==> flow/design.v <==
`timescale 1ns / 1ps
module Module_of_number
#(   
    parameter W_IN = 26,
    parameter W_OUT = 27
) (
    input  wire [W_IN -1:0 ] Input_a,
    input  wire [W_IN -1:0 ] Input_b,
    output wire [W_OUT-1:0 ] Output
);
wire  sign_a ;
wire  sign_b ;    
reg   [W_IN-1:0] module_a; 
reg   [W_IN-1:0] module_b;
assign  sign_a = Input_a[W_IN-1];
assign  sign_b = Input_b[W_IN-1];
always @* begin : async_proc
    case (sign_a)
        1'b0 : module_a =  Input_a;
        1'b1 : module_a = -Input_a;
    endcase
    case (sign_b)
        1'b0 : module_b =  Input_b;
        1'b1 : module_b = -Input_b;
    endcase
end
assign Output  = module_a + module_b;
endmodule
`timescale 1ns / 1ps
module EMA_Module
#(   
    parameter BWIDTH = 13,
    parameter DWIDTH = 27,
    parameter OUTWIDTH = 48   
) (
    input  wire clk,
    input  wire rst,
    input  wire [BWIDTH-1:0     ] Filter_Coefficient,
    input  wire [DWIDTH-1:0     ] Port_Data,
    input  wire                   Valid,
    output wire                   Valid_out_ema,
    output wire [OUTWIDTH-1:0   ] Filter_Out
);
reg        [DWIDTH-1:0]   Data;
reg        [BWIDTH-1:0]   Coeff_2;
reg        [BWIDTH-1:0]   Coeff_1;
reg signed [DWIDTH-1:0]   Pread; 
reg signed [OUTWIDTH-1:0] accum;
reg signed [OUTWIDTH-1:0] c;
reg Valid_1,Valid_2,Valid_3;
wire signed [DWIDTH+6:0] accum_shift ;
wire signed [DWIDTH-1:0] accum_raunding ;
assign accum_shift    = accum[OUTWIDTH-1:14   ];  
assign accum_raunding = accum_shift[DWIDTH-1:0];  
always @(posedge clk) begin
  if (rst) begin
    Data    <= 0;
    Coeff_1 <= 0;
    Coeff_2 <= 0;
    Pread   <= 0;
    accum   <= 0;
    c       <= 0;
    Valid_1 <= 1'b0;
    Valid_2 <= 1'b0;
    Valid_3 <= 1'b0;
  end else begin
    Valid_1 <= Valid;
    if (Valid) begin
        Data    <= Port_Data;
    end
    Coeff_1 <= Filter_Coefficient;
    Valid_2 <= Valid_1;
    Pread   <= $signed({1'b0,Data})  - accum_raunding;  
    Coeff_2 <= Coeff_1;
    if (Valid_2) begin
        accum   <= $signed({{5{1'b0}},Coeff_2}) * Pread + c;
        Valid_3 <= Valid_2;
    end
    if (Valid_3) begin
        c     <= accum;
    end
  end
end
assign Filter_Out = accum;
assign Valid_out_ema  = Valid_2;
endmodule
`timescale 1ns / 1ps
module Error
#(   
    parameter BWIDTH = 13,
    parameter AWIDTH = 27,
    parameter DWIDTH = 8,
    parameter OUTWIDTH = 48   
) (
    input  wire clk,
    input  wire rst,
    input  wire [BWIDTH-1:0     ] Error_Coefficient,
    input  wire [AWIDTH-1:0     ] Port_Data_A,
    input  wire [DWIDTH-1:0     ] R_level,
    input  wire                   Valid,
    output wire                   Valid_out_error,
    output wire [OUTWIDTH-1:0   ] Error_Out
);
reg signed [AWIDTH-1:0]   Data;
reg        [BWIDTH-1:0]   Coeff_2;
reg        [BWIDTH-1:0]   Coeff_1;
reg signed [DWIDTH-1:0]   Pread;
reg        [DWIDTH-1:0]   R_trig; 
reg signed [OUTWIDTH-1:0] accum;
reg signed [OUTWIDTH-1:0] c;
reg Valid_1,Valid_2;
always @(posedge clk) begin
  if (rst) begin
	R_trig  <= 0;
	Valid_1 <= 1'b0;
	Coeff_1 <= 0;
	Data    <= 0;
	Pread   <= 0;
	Valid_2 <= 1'b0;
	Coeff_2 <= 0;
	accum   <= 0;
	c       <= 0;
  end else begin
	R_trig  <= R_level;
	Valid_1 <= Valid;
	Coeff_1 <= Error_Coefficient;
	Data    <= Port_Data_A;
    Pread   <= $signed({1'b0,R_trig})  - Data;
	Valid_2 <= Valid_1;
	Coeff_2 <= Coeff_1;
	if (Valid_2) begin
		accum <= $signed({{5{1'b0}},Coeff_2}) * Pread + c;
	end
	c <= accum;
  end
end
assign Valid_out_error = Valid_2;
assign Error_Out = accum;
endmodule
`timescale 1ns / 1ps
module Test1
    #(   
    parameter W_IN        = 16,
    parameter W_IN_MODULE = 26,
    parameter BWIDTH      = 18,
    parameter FILTERWIDTH = 13,
    parameter AWIDTH      = 30,
    parameter DWIDTH      = 27,
    parameter DFWIDTH     = 18,
    parameter RWIDTH      = 8,
    parameter RFWIDTH     = 6,
    parameter DSPWIDTH    = 48,
    parameter MULTWIDTH   = DWIDTH + W_IN ,
    parameter RZEROS      = DFWIDTH - RFWIDTH,
    parameter W_OUT       = 16
) (
    input  wire clk,
    input  wire rst,
    input  wire [W_IN -1:0  	] s_chans_dataI,
    input  wire [W_IN -1:0  	] s_chans_dataQ,
    input  wire              	  s_chans_valid,
    input  wire [FILTERWIDTH-1:0] Filter_Coefficient,
    input  wire [FILTERWIDTH-1:0] Error_Coefficient,
    input  wire [RWIDTH-1:0     ] R_level,
    output wire              	  Valid_Out,
    output wire [W_IN_MODULE-1:0] OutputI,
    output wire [W_IN_MODULE-1:0] OutputQ
);
wire        [W_IN_MODULE:0] Module_Out;  
wire signed [DSPWIDTH-1:0 ] EMA_Out ;    
wire signed [DWIDTH+6:0   ] EMA_Out_Shift;  
wire signed [DWIDTH-1:0   ] EMA_Out_Round;  
wire        [DWIDTH-1:0   ] R_with_zeros;
wire signed [DSPWIDTH-1:0 ] Error_Out ;
wire signed [DWIDTH+6:0   ] Error_Out_Shift;  
wire signed [DWIDTH-1:0   ] Error_Out_Round;  
wire valid_connection,valid_error,valid_out_error;
reg   [0:0]  Valid_1,Valid_2;
reg  signed [W_IN-1:0       ] received_Qsignal;
reg  signed [W_IN-1:0       ] received_Isignal;
reg  signed [MULTWIDTH-1:0  ] first_Qmult;
reg  signed [MULTWIDTH-1:0  ] first_Imult;
wire signed [W_IN_MODULE-1:0] first_Qmult_round ;
wire signed [W_IN_MODULE-1:0] first_Imult_round ;
wire signed [W_IN-1:0       ] Satureted_real;
wire signed [W_IN-1:0       ] Satureted_imag;
reg  signed [W_IN_MODULE-1:0] Q_out_reg;
reg  signed [W_IN_MODULE-1:0] I_out_reg;
    assign Valid_Out  = valid_out_error;
    assign OutputQ    = Q_out_reg;
    assign OutputI    = I_out_reg;
always @(posedge clk) begin
  if (rst) begin
    received_Isignal <= 0;
    received_Qsignal <= 0;
    first_Imult      <= 0;
    first_Qmult      <= 0;
    Valid_1          <= 1'b0;
    Valid_2          <= 1'b0;
    I_out_reg        <= 0;
    Q_out_reg        <= 0;
  end else begin
    if(s_chans_valid) begin
        received_Isignal <= s_chans_dataI;  
        received_Qsignal <= s_chans_dataQ;  
    end
    first_Imult <= received_Isignal * Error_Out_Round;  
    first_Qmult <= received_Qsignal * Error_Out_Round;  
    Valid_1     <= s_chans_valid;
    Valid_2     <= Valid_1;
    if (Valid_Out)begin
        I_out_reg     <= first_Imult_round;  
        Q_out_reg     <= first_Qmult_round;  
    end
  end
 end
assign EMA_Out_Shift = EMA_Out[DSPWIDTH-1:14];  
assign EMA_Out_Round = EMA_Out_Shift[DWIDTH-1:0];  
assign R_with_zeros = {R_level,{RZEROS{1'b0}}};
assign Error_Out_Shift = Error_Out[DSPWIDTH-1:10];  
assign Error_Out_Round = Error_Out_Shift[DWIDTH-1:0];  
assign first_Imult_round = first_Imult[MULTWIDTH-1:17];  
assign first_Qmult_round = first_Qmult[MULTWIDTH-1:17];  
    Module_of_number #(
        .W_IN(W_IN_MODULE),  
        .W_OUT(W_IN_MODULE+1)  
    ) inst_Module_of_number (
        .Input_a   (first_Imult_round),
        .Input_b   (first_Qmult_round),
        .Output    (Module_Out)
    );
    EMA_Module #(
        .BWIDTH(FILTERWIDTH),  
        .DWIDTH(DWIDTH),  
        .OUTWIDTH(DSPWIDTH) 
    ) inst_EMA_Module (
        .clk  (clk),
        .rst  (rst),
        .Filter_Coefficient (Filter_Coefficient),
        .Port_Data (Module_Out) ,
        .Valid (Valid_2),
        .Valid_out_ema (valid_error),
        .Filter_Out (EMA_Out)
    );
    Error #(
        .BWIDTH(FILTERWIDTH),
        .AWIDTH(DWIDTH),
        .DWIDTH(DWIDTH),
        .OUTWIDTH(DSPWIDTH)
    ) inst_Error (
        .clk               (clk),
        .rst               (rst),
        .Error_Coefficient (Error_Coefficient),
        .Port_Data_A       (EMA_Out_Round),
        .R_level           (R_with_zeros),
        .Valid             (valid_error),
        .Valid_out_error   (valid_out_error),
        .Error_Out         (Error_Out)
    );
endmodule
Reports on Test1
The steps from the RTL of Test1 to its reports follow in flow order.
Line numbers count from 1 in the design file above.
Operators carry their Yosys type and port widths (W data, S select, Z words).
Cell names lack the library's common part.
{"block": "design", "design": "Test1", "clock_port": "clk", "library": "sky130hd", "pvt_corner": "tt_025C_1v80"}

After elaboration
Counts by Yosys on the flattened word-level netlist (proc, flatten, opt, wreduce; memories kept). Register bits leave out memories and registers merged into their read ports (data or address); mux counts leave out enables and synchronous resets folded into registers. Print and check cells are left out. Cells with the same type and inputs are merged into one.
{"block": "op_classes", "mux": 2, "add_sub_neg": 7, "mul": 4, "bitwise": 2}
{"block": "ops", "operator": "$mul A16 B27 Y43", "count": 2}
{"block": "ops", "operator": "$mul A14 B27 Y41", "count": 2}
{"block": "ops", "operator": "$pmux W26 S2", "count": 2}
{"block": "ops", "operator": "$add A48 B48 Y48", "count": 2}
{"block": "ops", "operator": "$neg A26 Y26", "count": 2}
{"block": "ops", "operator": "$sub A21 B27 Y27", "count": 1}
{"block": "ops", "operator": "$add A26 B26 Y27", "count": 1}
{"block": "ops", "operator": "$sub A27 B27 Y27", "count": 1}
{"block": "ops", "operator": "$not A1 Y1", "count": 2}
{"block": "word_totals", "output_inout_bits": 53, "word_cells": 41, "in_bits": 69, "ff_bits": 537}

Logic depth
Depth = most cells in a row (Yosys ltp): at word level without a register or memory, in the mapped netlist without a sequential cell, where the memories' decode and read muxes count.
{"block": "logic_depth", "word_depth": 3, "abc_area": 0, "depth_mapped": 40, "mapped_depth_nobuf": 39}

Mapped cells and area
Yosys stat after the flow's synthesis: flattened, memories mapped to cells. It holds for the ABC_AREA given above (unset counts as 0); a run with the other value may have another netlist.
Totals and module areas in this step are rounded.
{"block": "by_type", "cell": "fa_1", "count": 1455, "type_area_um2": 2.91E+04}
{"block": "by_type", "cell": "dfxtp_1", "count": 467, "type_area_um2": 9.35E+03}
{"block": "by_type", "cell": "ha_1", "count": 530, "type_area_um2": 6631.36}
{"block": "by_type", "cell": "inv_1", "count": 1660, "type_area_um2": 6.23E+03}
{"block": "by_type", "cell": "and2_1", "count": 624, "type_area_um2": 3.9E+03}
{"block": "by_type", "cell": "nand2_1", "count": 1019, "type_area_um2": 3.82E+03}
{"block": "by_type", "cell": "xnor2_1", "count": 237, "type_area_um2": 2.08E+03}
{"block": "by_type", "cell": "mux2i_1", "count": 190, "type_area_um2": 1.9E+03}
{"block": "by_type", "cell": "nor2_1", "count": 472, "type_area_um2": 1.77E+03}
{"block": "by_type", "cell": "clkbuf_1", "count": 354, "type_area_um2": 1.33E+03}
{"block": "by_type", "cell": "a21oi_1", "count": 209, "type_area_um2": 1.05E+03}
{"block": "by_type", "cell": "nor2b_1", "count": 141, "type_area_um2": 882.096}
{"block": "by_type", "cell": "xor2_1", "count": 93, "type_area_um2": 814.531}
{"block": "by_type", "cell": "a21o_1", "count": 95, "type_area_um2": 713.184}
{"block": "by_type", "cell": "o21ai_0", "count": 126, "type_area_um2": 630.605}
{"block": "by_type", "cell": "nand2b_1", "count": 85, "type_area_um2": 531.76}
{"block": "by_type", "cell": "o21a_1", "count": 44, "type_area_um2": 330.317}
{"block": "by_type", "cell": "o21bai_1", "count": 41, "type_area_um2": 307.795}
Not listed: further types 67, cells in them 416.
{"block": "synth_totals", "ffs": 467, "n_buf": 381, "cell_count": 8258, "seq_area_um2": 9350, "yosys_area_um2": 74300}
The figures by module come from a second, unflattened synthesis with its own total; it is not the netlist above.
{"block": "hier_totals", "hier_cells": 8959, "area_unflattened_um2": 81600}
Each row is one instance without its submodules.
{"block": "by_module", "mod": "Test1", "n_inst": 1, "seq_area_um2": 2760, "area_um2": 34400, "n_cells": 3793}
{"block": "by_module", "mod": "EMA_Module", "n_inst": 1, "seq_area_um2": 3580, "area_um2": 22600, "n_cells": 2474}
{"block": "by_module", "mod": "Error", "n_inst": 1, "seq_area_um2": 4100, "area_um2": 22300, "n_cells": 2345}
{"block": "by_module", "mod": "Module_of_number", "n_inst": 1, "seq_area_um2": 0.0, "area_um2": 2340, "n_cells": 347}

Timing after synthesis
Path of least setup slack by OpenSTA after synthesis, without wires, with an ideal clock, recovery checks aside; 20% of the period is set as input and as output delay. Where synthesis merged equal registers, the netlist keeps one of their names.
{"block": "synth_path", "kind": "reg2reg", "startpoint": "register inst_Error.Coeff_2[2]", "endpoint": "register inst_Error.accum[35]", "arrival_time_ns": 7.792, "path_slack_ns": 2.085, "delay_ns": 7.916, "path_stages": 40, "clock_period_ns": 10.0, "synth_period_reached_ns": 7.915}
"delay_ns" is the arrival time less input delay plus setup time.
"path_stages": output pins that drive a net of the path, with the launching flip-flop's if there is one; two outputs of one cell count as two.
"synth_period_reached_ns" = period - worst setup slack (recovery checks aside). The figure is calculated, with input and output delays left at 20% of the set period.
The rows between start and end are the longest chain of elaborated cells between them; the timing report does not say that the signal goes this way. Where chains are equally long, one stands for them.
A line is the first line of the expression or statement that the cell stems from. Yosys adds cells for indexed reads and writes and turns some case tables into memories.
{"block": "synth_between", "cell_sequence": "dfxtp_1 clkbuf_1 and2_1 fa_1 inv_1 fa_1 inv_1 fa_1 inv_1 fa_1 inv_1 fa_1 inv_1 fa_1 inv_1 ha_1 or4_1 o22a_1 (+4 left out) a21o_1 a21oi_1 o21bai_1 a21oi_1 xnor2_1 ha_1 a21o_1 a21o_1 a21o_1 o21bai_1 a32oi_1 o211ai_1 o21ai_0 o21ba_2 nor2_1 a21oi_1 xnor2_1 o21ai_0", "elab_chain_len": 2, "cone_cells": 2, "lines_between": 1}
{"block": "synth_lines", "element": "start, declared", "line": 105, "rtl": "reg        [BWIDTH-1:0]   Coeff_2;"}
{"block": "synth_lines", "element": "start, assigned", "line": 120, "rtl": "Coeff_2 <= 0;"}
{"block": "synth_lines", "element": "start, assigned", "line": 130, "rtl": "Coeff_2 <= Coeff_1;"}
{"block": "synth_lines", "element": "$mul A14 B27 Y41", "line": 132, "rtl": "accum <= $signed({{5{1'b0}},Coeff_2}) * Pread + c;"}
{"block": "synth_lines", "element": "$add A48 B48 Y48", "line": 132}
{"block": "synth_lines", "element": "end, assigned", "line": 121, "rtl": "accum <= 0;"}
{"block": "synth_lines", "element": "end, assigned", "line": 132}
{"block": "synth_lines", "element": "end, declared", "line": 109, "rtl": "reg signed [OUTWIDTH-1:0] accum;"}

Worst path after layout
Path of least setup slack in the final report of flow run 1 (OpenROAD, finished layout, wires in). Where an end is a register, its clock arrival counts in the times.
{"block": "layout_path", "kind": "reg2reg", "startpoint": "register inst_Error.Pread[5]", "endpoint": "register inst_Error.accum[35]", "path_slack_ns": 0.63, "arrival_time_ns": 9.60, "path_stages": 35, "clock_period_ns": 9.68}
The rows between start and end are the longest chain of elaborated cells between them; the timing report does not say that the signal goes this way. Where chains are equally long, one stands for them.
{"block": "layout_between", "cell_sequence": "dfxtp_1 buf_4 and2_1 fa_1 inv_1 fa_1 inv_1 fa_1 fa_1 fa_1 inv_1 fa_1 inv_1 ha_1 o21ai_0 a21oi_1 and3_1 a31oi_1 nor2_1 nor2_1 o21ai_0 a21oi_1 o21bai_1 xor2_1 ha_1 nand4_1 or3_1 o21ai_0 o211ai_1 o21ai_0 o21ba_2 nor2_1 a21oi_1 xnor2_1 o21ai_0", "elab_chain_len": 2, "cone_cells": 2, "lines_between": 1}
{"block": "layout_lines", "element": "start, declared", "line": 107, "rtl": "reg signed [DWIDTH-1:0]   Pread;"}
{"block": "layout_lines", "element": "start, assigned", "line": 118, "rtl": "Pread <= 0;"}
{"block": "layout_lines", "element": "start, assigned", "line": 128, "rtl": "Pread   <= $signed({1'b0,R_trig})  - Data;"}
{"block": "layout_lines", "element": "$mul A14 B27 Y41", "line": 132, "rtl": "accum <= $signed({{5{1'b0}},Coeff_2}) * Pread + c;"}
{"block": "layout_lines", "element": "$add A48 B48 Y48", "line": 132}
{"block": "layout_lines", "element": "end, assigned", "line": 121, "rtl": "accum <= 0;"}
{"block": "layout_lines", "element": "end, assigned", "line": 132}
{"block": "layout_lines", "element": "end, declared", "line": 109, "rtl": "reg signed [OUTWIDTH-1:0] accum;"}

==> results <==
Test1 through Yosys and OpenROAD on sky130hd: 2 stored runs, unordered, with their settings and measured results. The constraints put input and output delay at 20% of the set period each and load the outputs with 0.01 pF.
"clock_period_reached_ns" means the clock period less the worst setup slack. The figure is calculated, with input and output delays left at 20% of the set period.
"worstPathTime_ns" means the part of the period allowed to the worst setup path (the constraints hold back 20% at inputs and 20% at outputs) less its slack; where the path has registers, the arrival times of their clocks count too.
"total_power_uw": no workload was simulated; the value follows from the tool's default switching activity.
The results are shown rounded.

Flow run 1
==> flow/run.sh <==
#!/bin/bash
# the make line also repeats the synthesis and layout settings of config.mk as NAME=value (left out here)
make -C /OpenROAD-flow-scripts/flow DESIGN_CONFIG=/design/flow/config.mk WORK_HOME=/design/flow/orfs CLKGATE_MAP_FILE= finish
==> flow/config.mk <==
export PLATFORM = sky130hd
export DESIGN_NAME = Test1
export DESIGN_NICKNAME = Test1
export VERILOG_FILES = /design/flow/design.v
export SDC_FILE = /design/flow/constraint.sdc
export NUM_CORES = 4
export LEC_CHECK = 0
export ABC_AREA = 0
export CAP_MARGIN = 20
export CELL_PAD_IN_SITES_DETAIL_PLACEMENT = 0
export CORE_ASPECT_RATIO = 1.3
export CORE_MARGIN = 2
export CORE_UTILIZATION = 47
export MAX_ROUTING_LAYER = met4
export PLACE_DENSITY = 0.51
export SETUP_SLACK_MARGIN = -0.92
export SLEW_MARGIN = 20
==> flow/constraint.sdc <==
create_clock -name core_clock -period 9.68 [get_ports {clk}]
set_input_delay 1.9360 -clock core_clock [delete_from_list [all_inputs] [get_ports {clk}]]
set_output_delay 1.9360 -clock core_clock [all_outputs]
set_load 0.01 [all_outputs]

==> results of flow run 1, as JSON <==
{
  "dieArea_um2": 161000,
  "total_power_uw": 7750,
  "cell_area_final_um2": 79800,
  "worstPathTime_ns": 9.05,
  "critical_path_type": "reg2reg",
  "clock_period_reached_ns": 9.051,
  "fin_util_pct": 50.8,
  "setupTns_ns": 0.000,
  "final_hold_ws_ns": 0.431,
  "final_setup_ws_ns": 0.629,
  "yosys.chip_area_um2": 74300
}

Flow run 2
==> flow/run.sh <==
#!/bin/bash
# the make line also repeats the synthesis and layout settings of config.mk as NAME=value (left out here)
make -C /OpenROAD-flow-scripts/flow DESIGN_CONFIG=/design/flow/config.mk WORK_HOME=/design/flow/orfs CLKGATE_MAP_FILE= finish
==> flow/config.mk <==
export PLATFORM = sky130hd
export DESIGN_NAME = Test1
export DESIGN_NICKNAME = Test1
export VERILOG_FILES = /design/flow/design.v
export SDC_FILE = /design/flow/constraint.sdc
export NUM_CORES = 4
export LEC_CHECK = 0
export CAP_MARGIN = 20
export CELL_PAD_IN_SITES_GLOBAL_PLACEMENT = 1
export CORE_MARGIN = 2
export CORE_UTILIZATION = 40
export GPL_ROUTABILITY_DRIVEN = 0
export MAX_ROUTING_LAYER = met4
export MIN_ROUTING_LAYER = met2
export SLEW_MARGIN = 20
==> flow/constraint.sdc <==
create_clock -name core_clock -period 5.25 [get_ports {clk}]
set_input_delay 1.0500 -clock core_clock [delete_from_list [all_inputs] [get_ports {clk}]]
set_output_delay 1.0500 -clock core_clock [all_outputs]
set_load 0.01 [all_outputs]

==> results of flow run 2, as JSON <==
{
  "dieArea_um2": 189000,
  "total_power_uw": 17500,
  "cell_area_final_um2": 93200,
  "worstPathTime_ns": 7.97,
  "critical_path_type": "reg2reg",
  "clock_period_reached_ns": 7.969,
  "fin_util_pct": 50.4,
  "setupTns_ns": -180,
  "final_hold_ws_ns": 0.413,
  "final_setup_ws_ns": -2.72,
  "yosys.chip_area_um2": 74300
}
